==> flow/design.v <==
module convolver #(
    parameter N = 16,   
    parameter Q = 12,   
    parameter n = 416,  
    parameter k = 3,    
    parameter s = 1,    
    parameter NUM_MAC = 8  
)(
    input wire clk,
    input wire rst,
    input wire en,
    input wire [N-1:0] activation_in,
    input wire [(k*k*N)-1:0] weight, 
    input wire [N-1:0] batch_gamma,  
    input wire [N-1:0] batch_beta,   
    output wire [N-1:0] conv_out
);
    reg [N-1:0] line_buffer [(k-1)*n-1:0];
    wire [N-1:0] window_buffer [0:k*k-1];
    integer i;
    always @(posedge clk) begin
        if (rst) begin
            for (i = 0; i < (k-1)*n; i = i + 1) begin
                line_buffer[i] <= 0;
            end
        end else if (en) begin
            for (i = (k-1)*n-1; i > 0; i = i - 1) begin
                line_buffer[i] <= line_buffer[i-1];
            end
            line_buffer[0] <= activation_in;  
        end
    end
    genvar x, y;
    generate
        for (y = 0; y < k; y = y + 1) begin : window_row
            for (x = 0; x < k; x = x + 1) begin : window_col
                if (y == k-1) begin
                    assign window_buffer[y*k + x] = line_buffer[x];  
                end else begin
                    assign window_buffer[y*k + x] = line_buffer[y*n + x];
                end
            end
        end
    endgenerate
    reg [N-1:0] conv_temp;
    always @(*) begin
        conv_temp = 0;
        for (i = 0; i < k*k; i = i + 1) begin
            conv_temp = conv_temp + (($signed(window_buffer[i]) * $signed(weight[i*N +: N])) >>> Q);
        end
    end
    wire [N-1:0] bn_out;
    assign bn_out = (conv_temp * batch_gamma) + batch_beta;
    assign conv_out = (bn_out[N-1]) ? (bn_out >>> 3) : bn_out;  
endmodule
; From RTL to reports: convolver
; Tool output for the design above, in the order of the flow.
; Line numbers count from 1 in the design file above.
; The mark - stands for no value.
[inputs]
top = convolver
clock_port = clk
cell_library = sky130hd
corner = tt_025C_1v80

; Word level
; Counts by Yosys on the flattened word-level netlist (proc, flatten, opt, wreduce). Print and check cells are left out. Cells with the same type and inputs are merged into one.
[classes]
n_addsub = 9
mul = 10
muxes = 1
[op_table]
columns = operator, n
row1 = multiplier 16 x 16 -> 16 bit, 9
row2 = multiplier 12 x 16 -> 16 bit, 1
row3 = adder 16 bit, 1
row4 = 2-to-1 mux 15 bit, 1
row5 = adder 11 x 4 -> 12 bit, 1
row6 = adder 10 x 4 -> 11 bit, 1
row7 = adder 9 x 4 -> 10 bit, 1
row8 = adder 8 x 4 -> 9 bit, 1
row9 = adder 7 x 4 -> 8 bit, 1
row10 = adder 6 x 4 -> 7 bit, 1
row11 = adder 5 x 4 -> 6 bit, 1
row12 = adder 4 x 4 -> 5 bit, 1
[word_totals]
reg_bits = 6704
inputBits = 195
out_inout_bits = 16
wordCells = 439

; Longest topological paths
; Longest topological path by Yosys (ltp), each cell counted once; first at word level (registers and memories cut), then after technology mapping (sequential cells cut; the memories' decode and read muxes count).
[depth]
word_depth = 12
abc_area = 1
mapped_depth = 72
mapped_depth_nobuf = 69

; Synthesis result
; Yosys stat after the flow's synthesis: flattened, memories mapped to cells. It holds for the ABC_AREA given above (unset counts as 0); a run with the other value may have another netlist.
; Totals and module areas in this step are rounded.
[mapped]
mapped_cells = 34578
synth_area_mm2 = 0.2664
sequential_area_mm2 = 0.1342
ff_cells = 6704
n_buf = 2457
[types]
columns = cell, n, area_total_um2
row1 = sky130_fd_sc_hd__dfxtp_1, 6704, 1.34E+05
row2 = sky130_fd_sc_hd__nand2_1, 15032, 5.64E+04
row3 = sky130_fd_sc_hd__a21oi_1, 6784, 3.4E+04
row4 = sky130_fd_sc_hd__fa_1, 809, 1.62E+04
row5 = sky130_fd_sc_hd__clkbuf_1, 2243, 8.42E+03
row6 = sky130_fd_sc_hd__inv_1, 1808, 6.79E+03
row7 = sky130_fd_sc_hd__ha_1, 470, 5880.64
row8 = sky130_fd_sc_hd__xnor2_1, 116, 1.02E+03
row9 = sky130_fd_sc_hd__xor2_1, 113, 989.699
row10 = sky130_fd_sc_hd__buf_1, 202, 758.227
row11 = sky130_fd_sc_hd__nand3_1, 103, 515.494
row12 = sky130_fd_sc_hd__nor2_1, 53, 198.941
row13 = sky130_fd_sc_hd__o21ai_0, 28, 140.134
row14 = sky130_fd_sc_hd__nand3b_1, 17, 127.622
row15 = sky130_fd_sc_hd__nand3_2, 10, 100.096
row16 = sky130_fd_sc_hd__a21o_1, 12, 90.086
row17 = sky130_fd_sc_hd__or2_2, 10, 62.56
row18 = sky130_fd_sc_hd__nand2_4, 5, 56.304
; Other cell types: 24; their cells: 59.

; Worst setup path after synthesis
; OpenSTA on the mapped netlist: ideal clock, no wires. The path of least setup slack (recovery checks aside). Input and output delay are each 20% of the period. Register names are those of the netlist, which keeps one name where synthesis merged equal registers.
[synth_path]
path_kind = input to output
start = input port weight[33]
end = output port conv_out[10]
tclk_ns = 28.0
in_delay_ns = 5.600
out_delay_ns = 5.600
launch_ns = 5.600
arrival_time_ns = 17.736
t_required_ns = 22.400
slack_ns = 4.664
path_delay_ns = 12.136
path_stages = 49
n_path_buf = 4
period_less_setup_slack_ns = 23.336
; "path_delay_ns" = arrival - input delay + setup time.
; A path that ends at an output port has no setup time.
; "path_stages": output pins that drive a net of the path, with the launching flip-flop's if there is one; two outputs of one cell count as two.
; "period_less_setup_slack_ns" = period - worst setup slack (recovery checks aside). The figure is calculated, with input and output delays left at 20% of the set period.
; Between the ends stands the longest chain of elaborated cells between them, by number of cells; it is not shown to be the way that was timed. Of several equally long chains one is given.
; A line is the first line of the expression or statement that the cell stems from. Yosys adds cells for indexed reads and writes and turns some case tables into memories.
[synth_via]
cell_sequence = sky130_fd_sc_hd__clkbuf_1 -> sky130_fd_sc_hd__clkbuf_1 -> sky130_fd_sc_hd__nand2_1 -> sky130_fd_sc_hd__fa_1 -> sky130_fd_sc_hd__fa_1 -> sky130_fd_sc_hd__fa_1 -> sky130_fd_sc_hd__fa_1 -> sky130_fd_sc_hd__inv_1 -> sky130_fd_sc_hd__fa_1 -> sky130_fd_sc_hd__inv_1 -> sky130_fd_sc_hd__fa_1 -> sky130_fd_sc_hd__inv_1 -> sky130_fd_sc_hd__ha_1 -> sky130_fd_sc_hd__a21oi_1 -> sky130_fd_sc_hd__o21ai_0 -> sky130_fd_sc_hd__a21oi_1 -> sky130_fd_sc_hd__o21ai_0 -> sky130_fd_sc_hd__a21o_1 -> [... 13 more ...] -> sky130_fd_sc_hd__fa_1 -> sky130_fd_sc_hd__inv_1 -> sky130_fd_sc_hd__fa_1 -> sky130_fd_sc_hd__fa_1 -> sky130_fd_sc_hd__inv_1 -> sky130_fd_sc_hd__fa_1 -> sky130_fd_sc_hd__inv_1 -> sky130_fd_sc_hd__ha_1 -> sky130_fd_sc_hd__a21oi_1 -> sky130_fd_sc_hd__o21ai_0 -> sky130_fd_sc_hd__nand2_1 -> sky130_fd_sc_hd__o211ai_1 -> sky130_fd_sc_hd__a31oi_1 -> sky130_fd_sc_hd__inv_1 -> sky130_fd_sc_hd__nand3_2 -> sky130_fd_sc_hd__buf_6 -> sky130_fd_sc_hd__nand3_1 -> sky130_fd_sc_hd__nand2_1
elab_chain_cells = 11
cells_between = 11
lines_between = 3
classes_between = add/sub (8); mul (2); mux (1)
[synth_rtl]
columns = element, line_no
row1 = from (decl), 13  ; input wire [(k*k*N)-1:0] weight,
row2 = multiplier 16 x 16 -> 16 bit, 49  ; conv_temp = conv_temp + (($signed(window_buffer[i]) * $signed(weight[i*N +: N])) >>> Q);
row3 = adder 5 x 4 -> 6 bit, 49
row4 = adder 6 x 4 -> 7 bit, 49
row5 = adder 7 x 4 -> 8 bit, 49
row6 = adder 8 x 4 -> 9 bit, 49
row7 = adder 9 x 4 -> 10 bit, 49
row8 = adder 10 x 4 -> 11 bit, 49
row9 = adder 11 x 4 -> 12 bit, 49
row10 = multiplier 12 x 16 -> 16 bit, 53  ; assign bn_out = (conv_temp * batch_gamma) + batch_beta;
row11 = adder 16 bit, 53
row12 = 2-to-1 mux 15 bit, 54  ; assign conv_out = (bn_out[N-1]) ? (bn_out >>> 3) : bn_out;
row13 = to (decl), 16  ; output wire [N-1:0] conv_out

; Path in the finished layout
; Path of least setup slack in the final report of run 1 (OpenROAD, finished layout, wires in). Where an end is a register, its clock arrival counts in the times.
[layout_path]
path_kind = input to output
start = input port weight[54]
end = output port conv_out[10]
tclk_ns = 27.7
in_delay_ns = 5.54
out_delay_ns = 5.54
launch_ns = 5.54
arrival_time_ns = 18.69
t_required_ns = 22.16
slack_ns = 3.47
path_stages = 54
n_path_buf = 5
; Between the ends stands the longest chain of elaborated cells between them, by number of cells; it is not shown to be the way that was timed. Of several equally long chains one is given.
[layout_via]
cell_sequence = sky130_fd_sc_hd__clkbuf_4 -> sky130_fd_sc_hd__nand2_1 -> sky130_fd_sc_hd__inv_1 -> sky130_fd_sc_hd__fa_1 -> sky130_fd_sc_hd__inv_2 -> sky130_fd_sc_hd__fa_1 -> sky130_fd_sc_hd__fa_1 -> sky130_fd_sc_hd__fa_1 -> sky130_fd_sc_hd__inv_2 -> sky130_fd_sc_hd__fa_1 -> sky130_fd_sc_hd__inv_2 -> sky130_fd_sc_hd__fa_1 -> sky130_fd_sc_hd__inv_2 -> sky130_fd_sc_hd__ha_4 -> sky130_fd_sc_hd__nand2_4 -> sky130_fd_sc_hd__nor2_4 -> sky130_fd_sc_hd__nand2_2 -> sky130_fd_sc_hd__o311ai_4 -> [... 18 more ...] -> sky130_fd_sc_hd__inv_2 -> sky130_fd_sc_hd__fa_1 -> sky130_fd_sc_hd__fa_1 -> sky130_fd_sc_hd__inv_1 -> sky130_fd_sc_hd__fa_1 -> sky130_fd_sc_hd__inv_2 -> sky130_fd_sc_hd__ha_4 -> sky130_fd_sc_hd__a21oi_4 -> sky130_fd_sc_hd__o21ai_2 -> sky130_fd_sc_hd__nand2_1 -> sky130_fd_sc_hd__o211ai_1 -> sky130_fd_sc_hd__a31oi_2 -> sky130_fd_sc_hd__inv_2 -> sky130_fd_sc_hd__nand3_4 -> sky130_fd_sc_hd__buf_6 -> sky130_fd_sc_hd__nand3_4 -> sky130_fd_sc_hd__nand2_4 -> sky130_fd_sc_hd__buf_8
elab_chain_cells = 10
cells_between = 10
lines_between = 3
classes_between = add/sub (7); mul (2); mux (1)
[layout_rtl]
columns = element, line_no
row1 = from (decl), 13  ; input wire [(k*k*N)-1:0] weight,
row2 = multiplier 16 x 16 -> 16 bit, 49  ; conv_temp = conv_temp + (($signed(window_buffer[i]) * $signed(weight[i*N +: N])) >>> Q);
row3 = adder 6 x 4 -> 7 bit, 49
row4 = adder 7 x 4 -> 8 bit, 49
row5 = adder 8 x 4 -> 9 bit, 49
row6 = adder 9 x 4 -> 10 bit, 49
row7 = adder 10 x 4 -> 11 bit, 49
row8 = adder 11 x 4 -> 12 bit, 49
row9 = multiplier 12 x 16 -> 16 bit, 53  ; assign bn_out = (conv_temp * batch_gamma) + batch_beta;
row10 = adder 16 bit, 53
row11 = 2-to-1 mux 15 bit, 54  ; assign conv_out = (bn_out[N-1]) ? (bn_out >>> 3) : bn_out;
row12 = to (decl), 16  ; output wire [N-1:0] conv_out

; 4 stored runs of convolver in the flow (synthesis by Yosys, layout by OpenROAD, sky130hd cells), in arbitrary order. Constraints: input delay and output delay 20% of the set period each, output load 0.01 pF.
; "period_reached_ns": clock period set for the run, less the worst setup slack. It is reckoned from that one timing run; input and output delays stay at 20% of the period that was set.
; Results are given in rounded form.

[run 1: settings]
ABC_AREA = 1
CELL_PAD_IN_SITES_DETAIL_PLACEMENT = 1
CORE_ASPECT_RATIO = 0.56
CORE_UTILIZATION = 20
CTS_CLUSTER_DIAMETER = 88
CTS_CLUSTER_SIZE = 43
GPL_TIMING_DRIVEN = 0
MAX_ROUTING_LAYER = met5
MIN_ROUTING_LAYER = met1
SETUP_SLACK_MARGIN = 3.73
TNS_END_PERCENT = 95
period_ns = 27.7
CAP_MARGIN = 20
CORE_MARGIN = 2
SLEW_MARGIN = 20
[run 1: results]
final_cell_area_mm2 = 0.3026
total_negative_slack_ns = 0.000
setup_ws_ns = 3.471
synth_area_mm2 = 0.2664
design_die_area_mm2 = 1.341
finalUtil_pct = 22.8
period_reached_ns = 24.229

[run 2: settings]
CAP_MARGIN = 15
CORE_MARGIN = 5
CORE_UTILIZATION = 29
GPL_ROUTABILITY_DRIVEN = 1
MIN_ROUTING_LAYER = met2
PLACE_DENSITY_LB_ADDON = 0.2
SETUP_SLACK_MARGIN = 4.53
TNS_END_PERCENT = 55
period_ns = 18.0
SLEW_MARGIN = 20
[run 2: results]
final_cell_area_mm2 = 0.3148
total_negative_slack_ns = -28.08
setup_ws_ns = -1.935
synth_area_mm2 = 0.27
design_die_area_mm2 = 0.9504
finalUtil_pct = 33.9
period_reached_ns = 19.935

[run 3: settings]
GPL_TIMING_DRIVEN = 0
MAX_ROUTING_LAYER = met4
MIN_ROUTING_LAYER = met1
SETUP_SLACK_MARGIN = 3.73
period_ns = 32.9
CAP_MARGIN = 20
CORE_MARGIN = 2
CORE_UTILIZATION = 40
SLEW_MARGIN = 20
[run 3: results]
final_cell_area_mm2 = 0.3067
total_negative_slack_ns = 0.000
setup_ws_ns = 4.413
synth_area_mm2 = 0.27
design_die_area_mm2 = 0.6816
finalUtil_pct = 45.6
period_reached_ns = 28.487

[run 4: settings]
CORE_UTILIZATION = 45
PLACE_DENSITY = 0.6
period_ns = 19.8
CAP_MARGIN = 20
CORE_MARGIN = 2
SLEW_MARGIN = 20
[run 4: results]
final_cell_area_mm2 = 0.3067
total_negative_slack_ns = -9.471
setup_ws_ns = -0.677
synth_area_mm2 = 0.27
design_die_area_mm2 = 0.6062
finalUtil_pct = 51.3
period_reached_ns = 20.477
